==> flow/design.v <==
`timescale 1ns / 1ps
module clock #(parameter start_time = 0, parameter end_time = 100)(
    input wire in,
    input wire rst,
    output reg out,
    output wire rise
);
    reg [31:0] counter;
    assign rise = (counter >= (end_time >> 1)) & ~out;
    always @(posedge in) begin
        if (rst) begin
            counter <= start_time;
            out <= 1'b0;
        end else begin
            counter <= (counter >= (end_time >> 1)) ? 1 : counter + 1;
            out <= (counter >= (end_time >> 1)) ? ~out : out;
        end
    end
endmodule
`timescale 1ns / 1ps
module stopwatch(clk, rst, btnS, btnR, sw, an, seg);
input clk;
input rst;
input btnS, btnR;
input [7:0] sw;
output reg [3:0] an;
output reg [7:0] seg;
reg [3:0] seg_value;
wire [3:0] seg3, seg2, seg1, seg0;
reg adj_sec;
reg adj;
reg digits_on;
wire one_hz_clk;
wire two_hz_clk;
wire segment_clk;
wire blink_clk;
wire debounce_clk;
wire one_hz_rise;
wire two_hz_rise;
wire segment_rise;
wire blink_rise;
wire debounce_rise;
reg [31:0] sec_counter;
reg [1:0] seg_index;
clock #(.start_time(0), .end_time(200)) my_one_hz_clk(.in(clk), .rst(rst), .out(one_hz_clk), .rise(one_hz_rise));
clock #(.start_time(0), .end_time(100)) my_two_hz_clk(.in(clk), .rst(rst), .out(two_hz_clk), .rise(two_hz_rise));
clock #(.start_time(0), .end_time(4)) my_segment_clk(.in(clk), .rst(rst), .out(segment_clk), .rise(segment_rise));
clock #(.start_time(0), .end_time(20)) my_blink_clk(.in(clk), .rst(rst), .out(blink_clk), .rise(blink_rise));
clock #(.start_time(0), .end_time(10)) my_debounce_clk(.in(clk), .rst(rst), .out(debounce_clk), .rise(debounce_rise));
wire [1:0] next_index = seg_index + 2'd1;
assign seg0 = (sec_counter % 60)  % 10;
assign seg1 = (sec_counter % 60)  / 10;
assign seg2 = (sec_counter / 60)  % 10;
assign seg3 = (sec_counter / 600) % 10;
always @(*) begin
    case (next_index)
        0: seg_value = (digits_on || ~sw[1]) ? seg0 : 10;
        1: seg_value = (digits_on || ~sw[1]) ? seg1 : 10;
        2: seg_value = (digits_on ||  sw[1]) ? seg2 : 10;
        default: seg_value = (digits_on ||  sw[1]) ? seg3 : 10;
    endcase
end
always @(posedge clk) begin
    if (rst) begin
        adj_sec   <= 1'b0;
        adj       <= 1'b0;
        seg_index <= 2'd0;
        an        <= 4'b1111;
        seg       <= 8'b11111111;
    end else if (segment_rise) begin
        adj_sec   <= sw[1];
        adj       <= sw[0];
        seg_index <= next_index;
        an        <= ~(4'b0001 << next_index);
        case (seg_value)
            0: seg <= ~8'b11111100;
            1: seg <= ~8'b01100000;
            2: seg <= ~8'b11011010;
            3: seg <= ~8'b11110010;
            4: seg <= ~8'b01100110;
            5: seg <= ~8'b10110110;
            6: seg <= ~8'b10111110;
            7: seg <= ~8'b11100000;
            8: seg <= ~8'b11111110;
            9: seg <= ~8'b11110110;
            default: seg <= 8'b11111111;
        endcase
    end
end
reg [1:0] reset_state;
reg [2:0] pause_state;
reg stop_tick;
reg has_ticked_once;
wire [1:0] reset_sample = {btnR, reset_state[1]};
wire [2:0] pause_sample = {pause_state[2] && btnS, btnS, pause_state[1]};
always @(posedge clk) begin
    if (rst) begin
        reset_state     <= 2'b00;
        pause_state     <= 3'b000;
        stop_tick       <= 1'b0;
        has_ticked_once <= 1'b0;
        sec_counter     <= 32'd0;
    end else if (debounce_rise) begin
        if (reset_sample == 2'b11) begin
            reset_state <= 2'b00;
            pause_state <= pause_sample;
            sec_counter <= 0;
        end else if (pause_sample == 3'b011) begin
            reset_state <= reset_sample;
            pause_state <= 3'b100;
            stop_tick   <= ~stop_tick;
        end else begin
            reset_state <= reset_sample;
            pause_state <= pause_sample;
            if (adj ? two_hz_clk : one_hz_clk) begin
                if (~has_ticked_once && ~stop_tick) begin
                    has_ticked_once <= 1'b1;
                    if (adj && ~adj_sec) begin
                        sec_counter <= (sec_counter / 60 >= 99)
                                  ? (sec_counter % 60)
                                  : (sec_counter + 60);
                    end else if (adj) begin
                        sec_counter <= (sec_counter / 60) * 60 + ((sec_counter + 1) % 60);
                    end else begin
                        sec_counter <= sec_counter + 1;
                    end
                end
            end else has_ticked_once <= 1'b0;
        end
    end
end
always @(posedge clk) begin
    if (rst)
        digits_on <= 1'b0;
    else if (blink_rise)
        digits_on <= (~adj || ~digits_on);
end
endmodule
# Reports on stopwatch

Tool output for the design above, in the order of the flow.
Line numbers count from 1 in the design file above.
Cell names lack the library's common part.
Not given: --

Top: stopwatch
Clock: clk
Standard-cell library: sky130hd
Corner: tt_025C_1v80

# Word level

Yosys after proc, flatten, opt, wreduce and memory -nomap, before mapping. Memory bits, and registers merged into a memory's read port (data or address), are not among the register bits. Print and check cells are not counted. Equal cells are merged and count once.
Memory sizes are those after Yosys's memory passes, which may raise the word count (mostly to a power of two), join words into wider ones and drop unused or constant bits.

Flip-flop bits (word level): 221
Memory bits (read-only): 112
Clocked read ports x word width: 7
Memories: 1
Input bits: 12
Output and inout bits: 12
Elaborated cells: 115

$add $sub $neg: 9
Multiply operators: 1
Divide/modulo/power cells: 8
Magnitude comparators: 6
Equal/unequal tests: 6
Shift operators: 1
Multiplexer cells: 23
Bitwise logic cells: 17
Reductions and logical operators: 17

Memories:

| memory          | depth | bits a word | rd ports | wr ports | line | source |
| (no name shown) | 16    | 7           | 1        | 0        | 75   | `case (seg_value)` |

Operator list:

| cell                                                    | count |
| remainder unit 32 x 4 -> 32 bit (second input constant) | 3 |
| remainder unit 32 x 6 -> 32 bit (second input constant) | 2 |
| divider 32 x 10 -> 32 bit (second input constant)       | 1 |
| two-way mux 32 bit                                      | 7 |
| adder 32 x 1 -> 32 bit (second input constant)          | 6 |
| divider 32 x 6 -> 32 bit (second input constant)        | 1 |
| divider 32 x 4 -> 32 bit (second input constant)        | 1 |
| multiplier 32 x 4 -> 30 bit (second input constant)     | 1 |
| >= comparator 32 x 7 -> 1 bit (second input constant)   | 2 |
| >= comparator 32 x 2 -> 1 bit (second input constant)   | 1 |
| >= comparator 32 x 3 -> 1 bit (second input constant)   | 1 |
| adder 32 bit                                            | 1 |
| >= comparator 32 x 4 -> 1 bit (second input constant)   | 1 |
| adder 32 x 6 -> 32 bit (second input constant)          | 1 |
| >= comparator 32 x 6 -> 1 bit (second input constant)   | 1 |
| two-way mux 4 bit                                       | 4 |
| NOT 1 bit                                               | 13 |
| case mux 4 bit (select 3 bit)                           | 1 |
| OR reduction 2 bit                                      | 5 |
| AND reduction 4 bit                                     | 2 |
| two-way mux 1 bit                                       | 8 |
| two-way mux 3 bit                                       | 2 |
| left shift 1 x 2 -> 4 bit (first input constant)        | 1 |
| == test 2 bit (second input constant)                   | 2 |
| nonzero test 2 bit                                      | 2 |
| NOT 4 bit                                               | 1 |
| bitwise AND 1 bit                                       | 3 |
| logical AND 1 bit                                       | 3 |

Not listed: further kinds 9, cells in them 11.

# Longest topological paths

Longest topological path by Yosys (ltp), each cell counted once; first at word level (registers and memories cut), then after technology mapping (sequential cells cut; the memories' decode and read muxes count).

Depth in word-level cells: 9
ABC_AREA: 1
Depth in mapped cells: 180
Depth with buffers taken out: 179

# Synthesis result

The flow's flattened synthesis, as Yosys stat reports it; memories are mapped. The netlist is that of the ABC_AREA named above (0 if unset); the other value can give another one.
The area totals of this step are shown rounded.

Cells by type:

| cell     | count | total area (um2) |
| dfxtp_1  | 218   | 4.36E+03 |
| nand2_1  | 1087  | 4.08E+03 |
| inv_1    | 513   | 1.93E+03 |
| nand3_1  | 328   | 1.64E+03 |
| nand2_4  | 118   | 1.33E+03 |
| xor2_1   | 151   | 1.32E+03 |
| ha_1     | 103   | 1.29E+03 |
| nand2_2  | 200   | 1251.2 |
| nor2_1   | 290   | 1.09E+03 |
| fa_1     | 52    | 1.04E+03 |
| o21ai_0  | 198   | 990.95 |
| a21oi_1  | 195   | 975.936 |
| nand4_1  | 74    | 462.944 |
| nand3_2  | 39    | 390.374 |
| nand3_4  | 22    | 385.37 |
| xnor2_1  | 32    | 280.269 |
| o211ai_1 | 33    | 247.738 |
| inv_2    | 61    | 228.97 |

Other cell types: 63; their cells: 424.

Cell count: 4138
Mapped area: 26700 um2
Area of sequential cells: 4360 um2
Flip-flop cells: 218

# Path before layout

OpenSTA on the mapped netlist: ideal clock, no wires. The path of least setup slack (recovery checks aside). Input and output delay are each 20% of the period. Register names are those of the netlist, which keeps one name where synthesis merged equal registers.

Kind: input-to-reg
From: in sw[1]
To: reg seg[4]
Period: 30.0 ns
Input delay: 6.000 ns
Library setup time: 0.115 ns
Data arrival time: 17.934 ns
Path slack: 11.951 ns
Delay of the path: 12.049 ns
Stages on the path: 118
Period reached after synthesis: 18.049 ns

"delay of the path" is the arrival time less input delay plus setup time.
"stages on the path" counts driving pins, that of a launching flip-flop among them; a cell with two outputs on the path counts twice.
"period reached after synthesis" = period - worst setup slack (recovery checks aside). The figure is calculated, with input and output delays left at 20% of the set period.
At most two assigning lines are given for a register; there are more.

Cells stage by stage: inv_1 > nor2_1 > nor2_2 > nor2_1 > inv_1 > nor2_1 > nor2_1 > o21ai_0 > o21ai_0 > nand2_1 > nand2_1 > nand2_1 > nand2_1 > inv_1 > nand2_1 > nand2_1 > inv_2 > nand2_1 > (+82 left out) > nand2_2 > nand2_1 > nand2_1 > clkinv_1 > nand2_2 > nand2_2 > nand2_1 > nand3_1 > nand2_1 > nand2_1 > nand2_1 > inv_1 > ha_1 > nand3b_1 > nand3_1 > nand2_1 > nand2_1 > nand2_1
Elaborated cells between the ends (all ways): 8

Ends and longest elaborated chain, after synthesis:

| item        | line | source |
| from (decl) | 25   | `input [7:0] sw;` |
| to (assign) | 76   | `0: seg <= ~8'b11111100;` |
| to (assign) | 77   | `1: seg <= ~8'b01100000;` |
| to (decl)   | 27   | `output reg [7:0] seg;` |

No chain of elaborated cells between the ends is given.

# Timing after layout

From the final timing report of stored run 1: the path of least setup slack in the routed layout; clock arrival at registers is part of the times.

Kind: reg-to-reg
From: reg sec_counter[2]
To: reg sec_counter[30]
Period: 19.5 ns
Library setup time: 0.07 ns
Data arrival time: 19.60 ns
Path slack: 0.38 ns
Stages on the path: 161

Between the ends stands the longest chain of elaborated cells between them, by number of cells; it is not shown to be the way that was timed. Of several equally long chains one is given.
Each line given opens the expression or statement behind the cell; cells for indexed reads and writes are added by Yosys, which also makes memories of some case tables.
At most two assigning lines are given for a register; there are more.

Cells stage by stage: dfxtp_4 > nand2_1 > nor2_4 > nand3_4 > nor2_4 > nand3_2 > nor4_4 > xor2_2 > nor2_1 > o21ai_1 > or2_4 > nand2_2 > nor2_2 > nand3_1 > inv_1 > nor2_2 > or2_1 > nand2_2 > (+125 left out) > o21bai_1 > a21oi_1 > o21bai_1 > a21oi_2 > o21bai_2 > nand3_1 > nand2_1 > nand3_1 > nand2_2 > a21oi_1 > o21bai_2 > a21oi_1 > nor2_1 > nor2_1 > or2_2 > nand3_2 > o2111ai_2 > a21oi_1
Cells in the longest elaborated chain: 9
Elaborated cells between the ends (all ways): 15

Ends and longest elaborated chain, after layout:

| item                        | line | source |
| from (decl)                 | 43   | `reg [31:0] sec_counter;` |
| from (assign)               | 119  | `sec_counter <= (sec_counter / 60 >= 99)` |
| from (assign)               | 123  | `sec_counter <= (sec_counter / 60) * 60 + ((sec_counter + 1) % 60);` |
| divider 32 x 6 -> 32 bit    | 123  |  |
| multiplier 32 x 4 -> 30 bit | 123  |  |
| adder 32 bit                | 123  |  |
| two-way mux 32 bit          | 122  | `end else if (adj) begin` |
| two-way mux 32 bit          | 118  | `if (adj && ~adj_sec) begin` |
| two-way mux 32 bit          | 116  | `if (~has_ticked_once && ~stop_tick) begin` |
| two-way mux 32 bit          | 115  | `if (adj ? two_hz_clk : one_hz_clk) begin` |
| two-way mux 32 bit          | 108  | `end else if (pause_sample == 3'b011) begin` |
| two-way mux 32 bit          | 104  | `if (reset_sample == 2'b11) begin` |
| to (assign)                 | 119  |  |
| to (assign)                 | 123  |  |
| to (decl)                   | 43   |  |

Subject: stopwatch on sky130hd, stored results

Hello all,

Record of 3 stored runs of the RTL-to-layout flow on stopwatch, platform sky130hd. The runs are unordered. Constraints: input delay and output delay 20% of the set period each, output load 0.01 pF.
By "clock period achieved" is meant the clock period of the run minus its worst setup slack. This is arithmetic on one report: input and output delays are still those of the set period (20% each).
By "critical setup path time" is meant the share of the clock period that the worst setup path is allowed (20% is reserved at inputs, 20% at outputs), minus its slack. Clock arrival times at its registers enter into it.
The results are shown rounded.

## Stored run 1

==> flow/run.sh <==
#!/bin/bash
# the make line also repeats the synthesis and layout settings of config.mk as NAME=value (left out here)
make -C /OpenROAD-flow-scripts/flow DESIGN_CONFIG=/design/flow/config.mk WORK_HOME=/design/flow/orfs CLKGATE_MAP_FILE= finish
==> flow/config.mk <==
export PLATFORM = sky130hd
export DESIGN_NAME = stopwatch
export DESIGN_NICKNAME = stopwatch
export VERILOG_FILES = /design/flow/design.v
export SDC_FILE = /design/flow/constraint.sdc
export NUM_CORES = 4
export LEC_CHECK = 0
export ABC_AREA = 1
export CAP_MARGIN = 30
export CELL_PAD_IN_SITES_DETAIL_PLACEMENT = 2
export CELL_PAD_IN_SITES_GLOBAL_PLACEMENT = 2
export CORE_MARGIN = 8
export CORE_UTILIZATION = 36
export GPL_ROUTABILITY_DRIVEN = 0
export GPL_TIMING_DRIVEN = 0
export MAX_ROUTING_LAYER = met5
export SETUP_SLACK_MARGIN = -1.21
export SLEW_MARGIN = 20
export TNS_END_PERCENT = 60
==> flow/constraint.sdc <==
create_clock -name core_clock -period 19.5 [get_ports {clk}]
set_input_delay 3.9000 -clock core_clock [delete_from_list [all_inputs] [get_ports {clk}]]
set_output_delay 3.9000 -clock core_clock [all_outputs]
set_load 0.01 [all_outputs]

| result of stored run 1 | value |
|---|---|
| standard-cell area after routing | 31300 um2 |
| clock period achieved | 19.123 ns |
| critical setup path time | 19.12 ns |
| worst setup path type | reg-to-reg |
| Yosys chip area after synthesis | 26700 um2 |
| worst setup slack after layout | 0.377 ns |
| total die area | 83200 um2 |

## Stored run 2

==> flow/run.sh <==
#!/bin/bash
# the make line also repeats the synthesis and layout settings of config.mk as NAME=value (left out here)
make -C /OpenROAD-flow-scripts/flow DESIGN_CONFIG=/design/flow/config.mk WORK_HOME=/design/flow/orfs CLKGATE_MAP_FILE= finish
==> flow/config.mk <==
export PLATFORM = sky130hd
export DESIGN_NAME = stopwatch
export DESIGN_NICKNAME = stopwatch
export VERILOG_FILES = /design/flow/design.v
export SDC_FILE = /design/flow/constraint.sdc
export NUM_CORES = 4
export LEC_CHECK = 0
export CAP_MARGIN = 20
export CELL_PAD_IN_SITES_DETAIL_PLACEMENT = 2
export CORE_ASPECT_RATIO = 1.73
export CORE_MARGIN = 7
export CORE_UTILIZATION = 52
export CTS_CLUSTER_DIAMETER = 304
export HOLD_SLACK_MARGIN = 0.28
export PLACE_DENSITY = 0.87
export SLEW_MARGIN = 30
==> flow/constraint.sdc <==
create_clock -name core_clock -period 18.5 [get_ports {clk}]
set_input_delay 3.7000 -clock core_clock [delete_from_list [all_inputs] [get_ports {clk}]]
set_output_delay 3.7000 -clock core_clock [all_outputs]
set_load 0.01 [all_outputs]

Stored run 2: did not finish, placement stopped with a tool error

## Stored run 3

==> flow/run.sh <==
#!/bin/bash
# the make line also repeats the synthesis and layout settings of config.mk as NAME=value (left out here)
make -C /OpenROAD-flow-scripts/flow DESIGN_CONFIG=/design/flow/config.mk WORK_HOME=/design/flow/orfs CLKGATE_MAP_FILE= finish
==> flow/config.mk <==
export PLATFORM = sky130hd
export DESIGN_NAME = stopwatch
export DESIGN_NICKNAME = stopwatch
export VERILOG_FILES = /design/flow/design.v
export SDC_FILE = /design/flow/constraint.sdc
export NUM_CORES = 4
export LEC_CHECK = 0
export CAP_MARGIN = 20
export CORE_MARGIN = 2
export CORE_UTILIZATION = 40
export SETUP_SLACK_MARGIN = -1.7
export SLEW_MARGIN = 20
==> flow/constraint.sdc <==
create_clock -name core_clock -period 27.9 [get_ports {clk}]
set_input_delay 5.5800 -clock core_clock [delete_from_list [all_inputs] [get_ports {clk}]]
set_output_delay 5.5800 -clock core_clock [all_outputs]
set_load 0.01 [all_outputs]

| result of stored run 3 | value |
|---|---|
| standard-cell area after routing | 32600 um2 |
| total die area | 78000 um2 |
| worst setup slack after layout | 2.42 ns |
| critical setup path time | 25.48 ns |
| worst setup path type | reg-to-reg |
| Yosys chip area after synthesis | 30300 um2 |
| clock period achieved | 25.480 ns |

Thanks
